==> flow/design.v <==
module rgst #(
    parameter w=8
)(
    input clk, rst_b, ld, clr, input [w-1:0] d, output reg [w-1:0] q
);
    always @ (posedge clk, negedge rst_b)
        if (!rst_b)                 q <= 0;
        else if (clr)               q <= 0;
        else if (ld)                q <= d;
endmodule
module mschdpath (
    input clk, rst_b,ld_merg,upd_mreg, input [511:0] blk, output [31:0] m0
);
    function [31:0] RtRot(input [31:0] x, input [4:0] p);
        reg [63:0] tmp; begin
        tmp = {x, x} >> p; RtRot = tmp[31:0];end
    endfunction
    function [31:0] Sgm0(input [31:0]x); begin
        Sgm0=RtRot(x,7)^RtRot(x,18)^(x>>3);end
    endfunction
    function [31:0] Sgm1(input [31:0]x); begin
        Sgm1=RtRot(x,17)^RtRot(x,19)^(x>>10);end
    endfunction
    function [31:0] Mux(input sel,input [31:0]d1,d0); begin
        Mux = (sel) ?  d1 : d0 ;end
    endfunction
    function [31:0] Word32(input [511:0]blk, input [3:0]idx); begin
        Word32 = blk[511-32*idx -:32];end
    endfunction
    wire [31:0] m[0:15];
    generate
        genvar k;
        for( k = 0; k < 16; k = k +1) begin:some_name
            if(k < 15)
                rgst #(.w(32)) i0(.clk(clk),.rst_b(rst_b),.clr(1'd0),.ld(upd_mreg),.d(Mux(ld_merg,Word32(blk,k),m[k+1])),.q(m[k]));
            else
                rgst #(.w(32)) i0(.clk(clk),.rst_b(rst_b),.clr(1'd0),.ld(upd_mreg),.d(Mux(ld_merg,Word32(blk,k),m[0] + Sgm0(m[1]) + m[9] + Sgm1(m[14]))),.q(m[k]));
        end
    endgenerate
    assign m0 = m[0];
endmodule
==> reports on mschdpath <==
Step by step through the tools: mschdpath
Each step is given for the RTL above and for the edited RTL.
"orig" refers to lines of the RTL above, "edited" to lines of the edited file.
"diff" is "edited" less "orig", of the values as shown; "rel_change_pct" is that difference over "orig", in percent.
Operators carry their Yosys type and port widths (W data, S select, Z words).
Library cell names are shortened.
{"block": "inputs", "top": "mschdpath", "clock_port": "clk", "lib": "sky130hd", "lib_corner": "tt_025C_1v80"}

The edit
The edit as a unified diff against the file above.
A script made this edit. It changes what the design does and was not meant as an optimisation.
begin of diff
@@ -4,7 +4,6 @@
     input clk, rst_b, ld, clr, input [w-1:0] d, output reg [w-1:0] q
 );
-    always @ (posedge clk, negedge rst_b)
-        if (!rst_b)                 q <= 0;
-        else if (clr)               q <= 0;
+    always @ (posedge clk)
+        if (clr)               q <= 0;
         else if (ld)                q <= d;
 endmodule
end of diff

Word-level counts
Yosys after proc, flatten, opt, wreduce and memory -nomap, before mapping. Enables and synchronous resets that opt folds into registers are not counted as muxes. Print and check cells are not counted. Equal cells are merged and count once.
{"block": "classes", "item": "bitwise", "orig": 4, "edited": 4, "diff": 0, "rel_change_pct": 0.00}
{"block": "classes", "item": "n_addsub", "orig": 3, "edited": 3, "diff": 0, "rel_change_pct": 0.00}
{"block": "classes", "item": "mux", "orig": 16, "edited": 16, "diff": 0, "rel_change_pct": 0.00}
Unchanged operator kinds not shown: 5.
{"block": "word_totals", "item": "regBits", "orig": 512, "edited": 512, "diff": 0, "rel_change_pct": 0.00}
{"block": "word_totals", "item": "elab_cells", "orig": 39, "edited": 39, "diff": 0, "rel_change_pct": 0.00}
{"block": "word_totals", "item": "input_bits", "orig": 516, "edited": 516, "diff": 0, "rel_change_pct": 0.00}

Longest topological paths
Depth = most cells in a row (Yosys ltp): at word level without a register or memory, in the mapped netlist without a sequential cell, where the memories' decode and read muxes count.
{"block": "logic_depth", "item": "word_depth", "orig": 6, "edited": 6, "diff": 0, "rel_change_pct": 0.00}
{"block": "logic_depth", "item": "ABC_AREA", "orig": "0", "edited": "0"}
{"block": "logic_depth", "item": "ltp_mapped", "orig": 18, "edited": 16, "diff": -2, "rel_change_pct": -11.11}
{"block": "logic_depth", "item": "mapped_depth_nobuf", "orig": 17, "edited": 16, "diff": -1, "rel_change_pct": -5.88}

Mapped cells and area
Source: synth_stat.txt of the flow (Yosys; design flattened, memories mapped). It holds for the ABC_AREA given above (unset counts as 0); a run with the other value may have another netlist.
{"block": "types", "cell": "dfrtp_1", "orig": 512, "edited": 0, "diff": -512, "rel_change_pct": -100.00}
{"block": "types", "cell": "edfxtp_1", "orig": 0, "edited": 512, "diff": 512}
{"block": "types", "cell": "a21oi_1", "orig": 531, "edited": 32, "diff": -499, "rel_change_pct": -93.97}
{"block": "types", "cell": "nor2_1", "orig": 521, "edited": 28, "diff": -493, "rel_change_pct": -94.63}
{"block": "types", "cell": "mux2i_1", "orig": 486, "edited": 2, "diff": -484, "rel_change_pct": -99.59}
{"block": "types", "cell": "mux2_2", "orig": 1, "edited": 455, "diff": 454, "rel_change_pct": 45400.00}
{"block": "types", "cell": "clkbuf_1", "orig": 171, "edited": 63, "diff": -108, "rel_change_pct": -63.16}
{"block": "types", "cell": "buf_1", "orig": 54, "edited": 2, "diff": -52, "rel_change_pct": -96.30}
{"block": "types", "cell": "nand2_1", "orig": 32, "edited": 71, "diff": 39, "rel_change_pct": 121.88}
{"block": "types", "cell": "o21ai_0", "orig": 17, "edited": 50, "diff": 33, "rel_change_pct": 194.12}
{"block": "types", "cell": "xnor2_1", "orig": 124, "edited": 109, "diff": -15, "rel_change_pct": -12.10}
{"block": "types", "cell": "o221ai_1", "orig": 9, "edited": 0, "diff": -9, "rel_change_pct": -100.00}
{"block": "types", "cell": "o31ai_1", "orig": 1, "edited": 8, "diff": 7, "rel_change_pct": 700.00}
{"block": "types", "cell": "nor3_1", "orig": 7, "edited": 13, "diff": 6, "rel_change_pct": 85.71}
{"block": "types", "cell": "buf_2", "orig": 6, "edited": 0, "diff": -6, "rel_change_pct": -100.00}
{"block": "types", "cell": "a211oi_1", "orig": 2, "edited": 8, "diff": 6, "rel_change_pct": 300.00}
{"block": "types", "cell": "a31oi_1", "orig": 5, "edited": 0, "diff": -5, "rel_change_pct": -100.00}
{"block": "types", "cell": "a221oi_1", "orig": 0, "edited": 5, "diff": 5}
Unchanged cell types not shown: 8.
Not every row of either side is listed.
{"block": "mapped", "item": "mapped_area_um2", "orig": 27780.4, "edited": 26065.0, "diff": -1715.4, "rel_change_pct": -6.17}
{"block": "mapped", "item": "buffers", "orig": 231, "edited": 73, "diff": -158, "rel_change_pct": -68.40}
{"block": "mapped", "item": "stdcells", "orig": 2848, "edited": 1747, "diff": -1101, "rel_change_pct": -38.66}
{"block": "mapped", "item": "flip_flops", "orig": 512, "edited": 512, "diff": 0, "rel_change_pct": 0.00}
{"block": "mapped", "item": "seq_area_um2", "orig": 12812.3, "edited": 15374.7, "diff": 2562.4, "rel_change_pct": 20.00}
The figures by module come from a second, unflattened synthesis with its own total; it is not the netlist above.
{"block": "hier_totals", "item": "hier_cells", "orig": 2853, "edited": 2853, "diff": 0, "rel_change_pct": 0.00}
{"block": "hier_totals", "item": "hier_area_um2", "orig": 31600.3, "edited": 29037.8, "diff": -2562.5, "rel_change_pct": -8.11}
Each row is one instance without its submodules.
{"block": "by_module_orig", "mod": "rgst (w=32)", "cells": 103, "instances": 16, "mod_area_um2": 1323.8}
{"block": "by_module_orig", "mod": "mschdpath", "cells": 1205, "instances": 1, "mod_area_um2": 10420.0}
{"block": "by_module_edited", "mod": "rgst (w=32)", "cells": 103, "instances": 16, "mod_area_um2": 1163.6}
{"block": "by_module_edited", "mod": "mschdpath", "cells": 1205, "instances": 1, "mod_area_um2": 10420.0}

Worst setup path after synthesis
Source: OpenSTA report_checks on the synthesized netlist (no wires, ideal clock, input and output delay 20% of the period each), path of least setup slack; recovery checks are left aside. Register names are those of the netlist, which keeps one name where synthesis merged equal registers.
{"block": "synth_path", "item": "path_kind", "orig": "reg-to-reg", "edited": "reg-to-reg"}
{"block": "synth_path", "item": "start", "orig": "reg some_name[14].genblk1.i0.q[20]", "edited": "reg some_name[14].genblk1.i0.q[20]"}
{"block": "synth_path", "item": "end", "orig": "reg some_name[15].genblk1.i0.q[27]", "edited": "reg some_name[15].genblk1.i0.q[21]"}
{"block": "synth_path", "item": "n_path_buf", "orig": 1, "edited": 0, "diff": -1, "rel_change_pct": -100.00}
{"block": "synth_path", "item": "required_ns", "orig": 4.377, "edited": 4.222, "diff": -0.155, "rel_change_pct": -3.54}
{"block": "synth_path", "item": "period_ns", "orig": 4.5, "edited": 4.5, "diff": 0.0, "rel_change_pct": 0.00}
{"block": "synth_path", "item": "setup_ns", "orig": 0.123, "edited": 0.278, "diff": 0.155}
{"block": "synth_path", "item": "arrival_time_ns", "orig": 3.741, "edited": 3.642, "diff": -0.099, "rel_change_pct": -2.65}
{"block": "synth_path", "item": "delay_ns", "orig": 3.864, "edited": 3.920, "diff": 0.056, "rel_change_pct": 1.45}
{"block": "synth_path", "item": "slack_ns", "orig": 0.636, "edited": 0.580, "diff": -0.056}
{"block": "synth_path", "item": "path_stages", "orig": 19, "edited": 17, "diff": -2, "rel_change_pct": -10.53}
{"block": "synth_path", "item": "synth_period_reached_ns", "orig": 3.864, "edited": 3.92, "diff": 0.056, "rel_change_pct": 1.45}
"delay_ns" is the arrival time less input delay plus setup time.
"path_stages" counts driving pins, that of a launching flip-flop among them; a cell with two outputs on the path counts twice.
"synth_period_reached_ns" = period - worst setup slack (recovery checks aside). The figure is calculated, with input and output delays left at 20% of the set period.
Between the ends stands the longest chain of elaborated cells between them, by number of cells; it is not shown to be the way that was timed. Of several equally long chains one is given.
Each line given opens the expression or statement behind the cell; cells for indexed reads and writes are added by Yosys, which also makes memories of some case tables.
At most two assigning lines are given for a register; there are more.
{"block": "synth_between_orig", "path_cell_list": "dfrtp_1 clkbuf_1 xnor2_1 xnor2_1 fa_1 inv_1 fa_1 inv_1 ha_1 inv_1 fa_1 nor2b_4 o2111ai_1 a21oi_2 nor2_1 o311ai_4 a21boi_1 xnor2_1 o221a_1", "elab_chain_cells": 4}
{"block": "synth_rtl_orig", "item": "from (decl)", "line_no": 4, "source": "input clk, rst_b, ld, clr, input [w-1:0] d, output reg [w-1:0] q"}
{"block": "synth_rtl_orig", "item": "from (assign)", "line_no": 7, "source": "if (!rst_b)                 q <= 0;"}
{"block": "synth_rtl_orig", "item": "from (assign)", "line_no": 9, "source": "else if (ld)                q <= d;"}
{"block": "synth_rtl_orig", "item": "$xor A32 B32 Y32", "line_no": 22, "source": "Sgm1=RtRot(x,17)^RtRot(x,19)^(x>>10);end"}
{"block": "synth_rtl_orig", "item": "$xor A32 B22 Y32", "line_no": 22}
{"block": "synth_rtl_orig", "item": "$add A32 B32 Y32", "line_no": 37, "source": "rgst #(.w(32)) i0(.clk(clk),.rst_b(rst_b),.clr(1'd0),.ld(upd_mreg),.d(Mux(ld_merg,Word32(blk,k),m[0] + Sgm0(m[ ..."}
{"block": "synth_rtl_orig", "item": "$mux W32", "line_no": 25, "source": "Mux = (sel) ?  d1 : d0 ;end"}
{"block": "synth_rtl_orig", "item": "to (assign)", "line_no": 8, "source": "else if (clr)               q <= 0;"}
{"block": "synth_rtl_orig", "item": "to (assign)", "line_no": 9}
{"block": "synth_rtl_orig", "item": "to (decl)", "line_no": 4}
{"block": "synth_between_edited", "path_cell_list": "edfxtp_1 xnor2_1 xnor2_1 fa_1 inv_1 fa_1 inv_1 ha_1 inv_1 fa_1 nor2b_1 o21ai_1 a21boi_1 o311a_1 nor2_2 a2111oi_0 a221oi_1", "elab_chain_cells": 4}
{"block": "synth_rtl_edited", "item": "from (decl)", "line_no": 4, "source": "input clk, rst_b, ld, clr, input [w-1:0] d, output reg [w-1:0] q"}
{"block": "synth_rtl_edited", "item": "from (assign)", "line_no": 7, "source": "if (clr)               q <= 0;"}
{"block": "synth_rtl_edited", "item": "from (assign)", "line_no": 8, "source": "else if (ld)                q <= d;"}
{"block": "synth_rtl_edited", "item": "$xor A32 B32 Y32", "line_no": 21, "source": "Sgm1=RtRot(x,17)^RtRot(x,19)^(x>>10);end"}
{"block": "synth_rtl_edited", "item": "$xor A32 B22 Y32", "line_no": 21}
{"block": "synth_rtl_edited", "item": "$add A32 B32 Y32", "line_no": 36, "source": "rgst #(.w(32)) i0(.clk(clk),.rst_b(rst_b),.clr(1'd0),.ld(upd_mreg),.d(Mux(ld_merg,Word32(blk,k),m[0] + Sgm0(m[ ..."}
{"block": "synth_rtl_edited", "item": "$mux W32", "line_no": 24, "source": "Mux = (sel) ?  d1 : d0 ;end"}
{"block": "synth_rtl_edited", "item": "to (assign)", "line_no": 7}
{"block": "synth_rtl_edited", "item": "to (assign)", "line_no": 8}
{"block": "synth_rtl_edited", "item": "to (decl)", "line_no": 4}

Timing after layout
Path of least setup slack in the final report of the runs of pair A (OpenROAD, finished layout, wires in). Where an end is a register, its clock arrival counts in the times.
{"block": "layout_path", "item": "path_kind", "orig": "reg-to-reg", "edited": "reg-to-reg"}
{"block": "layout_path", "item": "start", "orig": "reg some_name[1].genblk1.i0.q[4]", "edited": "reg some_name[14].genblk1.i0.q[20]"}
{"block": "layout_path", "item": "end", "orig": "reg some_name[15].genblk1.i0.q[19]", "edited": "reg some_name[15].genblk1.i0.q[28]"}
{"block": "layout_path", "item": "period_ns", "orig": 4.5, "edited": 4.5, "diff": 0.0, "rel_change_pct": 0.00}
{"block": "layout_path", "item": "setup_ns", "orig": 0.16, "edited": 0.17, "diff": 0.01}
{"block": "layout_path", "item": "path_stages", "orig": 19, "edited": 17, "diff": -2, "rel_change_pct": -10.53}
{"block": "layout_path", "item": "arrival_time_ns", "orig": 4.80, "edited": 4.75, "diff": -0.05, "rel_change_pct": -1.04}
{"block": "layout_path", "item": "n_path_buf", "orig": 1, "edited": 2, "diff": 1, "rel_change_pct": 100.00}
{"block": "layout_path", "item": "slack_ns", "orig": 0.16, "edited": 0.19, "diff": 0.03}
{"block": "layout_path", "item": "required_ns", "orig": 4.96, "edited": 4.95, "diff": -0.01, "rel_change_pct": -0.20}
Between the ends stands the longest chain of elaborated cells between them, by number of cells; it is not shown to be the way that was timed. Of several equally long chains one is given.
At most two assigning lines are given for a register; there are more.
{"block": "layout_between_orig", "path_cell_list": "dfrtp_1 xnor2_1 xnor2_1 buf_4 fa_1 inv_1 fa_1 inv_1 ha_1 inv_1 fa_1 nor2b_4 o2111ai_1 a21oi_2 nor3b_2 nor4_1 nor3b_1 xor2_1 o221ai_1", "elab_chain_cells": 6}
{"block": "layout_rtl_orig", "item": "from (decl)", "line_no": 4, "source": "input clk, rst_b, ld, clr, input [w-1:0] d, output reg [w-1:0] q"}
{"block": "layout_rtl_orig", "item": "from (assign)", "line_no": 7, "source": "if (!rst_b)                 q <= 0;"}
{"block": "layout_rtl_orig", "item": "from (assign)", "line_no": 9, "source": "else if (ld)                q <= d;"}
{"block": "layout_rtl_orig", "item": "$xor A32 B32 Y32", "line_no": 19, "source": "Sgm0=RtRot(x,7)^RtRot(x,18)^(x>>3);end"}
{"block": "layout_rtl_orig", "item": "$xor A32 B29 Y32", "line_no": 19}
{"block": "layout_rtl_orig", "item": "$add A32 B32 Y32 x3", "line_no": 37, "source": "rgst #(.w(32)) i0(.clk(clk),.rst_b(rst_b),.clr(1'd0),.ld(upd_mreg),.d(Mux(ld_merg,Word32(blk,k),m[0] + Sgm0(m[ ..."}
{"block": "layout_rtl_orig", "item": "$mux W32", "line_no": 25, "source": "Mux = (sel) ?  d1 : d0 ;end"}
{"block": "layout_rtl_orig", "item": "to (assign)", "line_no": 8, "source": "else if (clr)               q <= 0;"}
{"block": "layout_rtl_orig", "item": "to (assign)", "line_no": 9}
{"block": "layout_rtl_orig", "item": "to (decl)", "line_no": 4}
{"block": "layout_between_edited", "path_cell_list": "edfxtp_1 buf_4 xnor2_1 xnor2_2 fa_1 inv_1 fa_1 inv_1 ha_1 buf_4 o21ai_1 o21ai_2 nand3b_4 a2111o_1 a21oi_2 o31ai_2 a221oi_2", "elab_chain_cells": 4}
{"block": "layout_rtl_edited", "item": "from (decl)", "line_no": 4, "source": "input clk, rst_b, ld, clr, input [w-1:0] d, output reg [w-1:0] q"}
{"block": "layout_rtl_edited", "item": "from (assign)", "line_no": 7, "source": "if (clr)               q <= 0;"}
{"block": "layout_rtl_edited", "item": "from (assign)", "line_no": 8, "source": "else if (ld)                q <= d;"}
{"block": "layout_rtl_edited", "item": "$xor A32 B32 Y32", "line_no": 21, "source": "Sgm1=RtRot(x,17)^RtRot(x,19)^(x>>10);end"}
{"block": "layout_rtl_edited", "item": "$xor A32 B22 Y32", "line_no": 21}
{"block": "layout_rtl_edited", "item": "$add A32 B32 Y32", "line_no": 36, "source": "rgst #(.w(32)) i0(.clk(clk),.rst_b(rst_b),.clr(1'd0),.ld(upd_mreg),.d(Mux(ld_merg,Word32(blk,k),m[0] + Sgm0(m[ ..."}
{"block": "layout_rtl_edited", "item": "$mux W32", "line_no": 24, "source": "Mux = (sel) ?  d1 : d0 ;end"}
{"block": "layout_rtl_edited", "item": "to (assign)", "line_no": 7}
{"block": "layout_rtl_edited", "item": "to (assign)", "line_no": 8}
{"block": "layout_rtl_edited", "item": "to (decl)", "line_no": 4}

Measured runs
Runs of the flow (Yosys, OpenROAD) on both versions; the two runs of a pair have the same settings. The constraints put input and output delay at 20% of the set period each and load the outputs with 0.01 pF.
{"block": "flow_settings_pair_A", "CORE_UTILIZATION": 40, "period_ns": 4.5, "CAP_MARGIN": 20, "CORE_MARGIN": 2, "SLEW_MARGIN": 20}
{"block": "measured_pair_A", "item": "finalCellArea_um2", "orig": 36283.5, "edited": 34829.7, "diff": -1453.8, "rel_change_pct": -4.01}
{"block": "measured_pair_A", "item": "worstSetupSlack_ns", "orig": 0.157, "edited": 0.194, "diff": 0.037}
{"block": "measured_pair_A", "item": "final_power_mw", "orig": 25.299, "edited": 19.578, "diff": -5.721, "rel_change_pct": -22.61}
{"block": "measured_pair_A", "item": "die_um2", "orig": 71575.0, "edited": 67220.9, "diff": -4354.1, "rel_change_pct": -6.08}
{"block": "measured_pair_A", "item": "yosys.chip_area_um2", "orig": 27780.4, "edited": 26065.0, "diff": -1715.4, "rel_change_pct": -6.17}
{"block": "measured_pair_A", "item": "period_reached_ns", "orig": 4.343, "edited": 4.306, "diff": -0.037, "rel_change_pct": -0.85}
{"block": "flow_settings_pair_B", "ABC_AREA": 0, "CORE_UTILIZATION": 43, "PLACE_DENSITY": 0.74, "period_ns": 5.8, "CAP_MARGIN": 20, "CORE_MARGIN": 2, "SLEW_MARGIN": 20}
{"block": "measured_pair_B", "item": "final_hold_ws_ns", "orig": 0.499, "edited": 0.545, "diff": 0.046}
{"block": "measured_pair_B", "item": "finalCellArea_um2", "orig": 35788.1, "edited": 34195.3, "diff": -1592.8, "rel_change_pct": -4.45}
{"block": "measured_pair_B", "item": "worstSetupSlack_ns", "orig": 1.395, "edited": 0.909, "diff": -0.486}
{"block": "measured_pair_B", "item": "final_power_mw", "orig": 19.028, "edited": 14.757, "diff": -4.271, "rel_change_pct": -22.45}
{"block": "measured_pair_B", "item": "die_um2", "orig": 66654.3, "edited": 62602.5, "diff": -4051.8, "rel_change_pct": -6.08}
{"block": "measured_pair_B", "item": "yosys.chip_area_um2", "orig": 27780.4, "edited": 26065.0, "diff": -1715.4, "rel_change_pct": -6.17}
{"block": "measured_pair_B", "item": "period_reached_ns", "orig": 4.405, "edited": 4.891, "diff": 0.486, "rel_change_pct": 11.03}
"period_reached_ns": clock period set for the run, less the worst setup slack. It is reckoned from that one timing run; input and output delays stay at 20% of the period that was set.
"final_power_mw": no workload was simulated; the value follows from the tool's default switching activity.
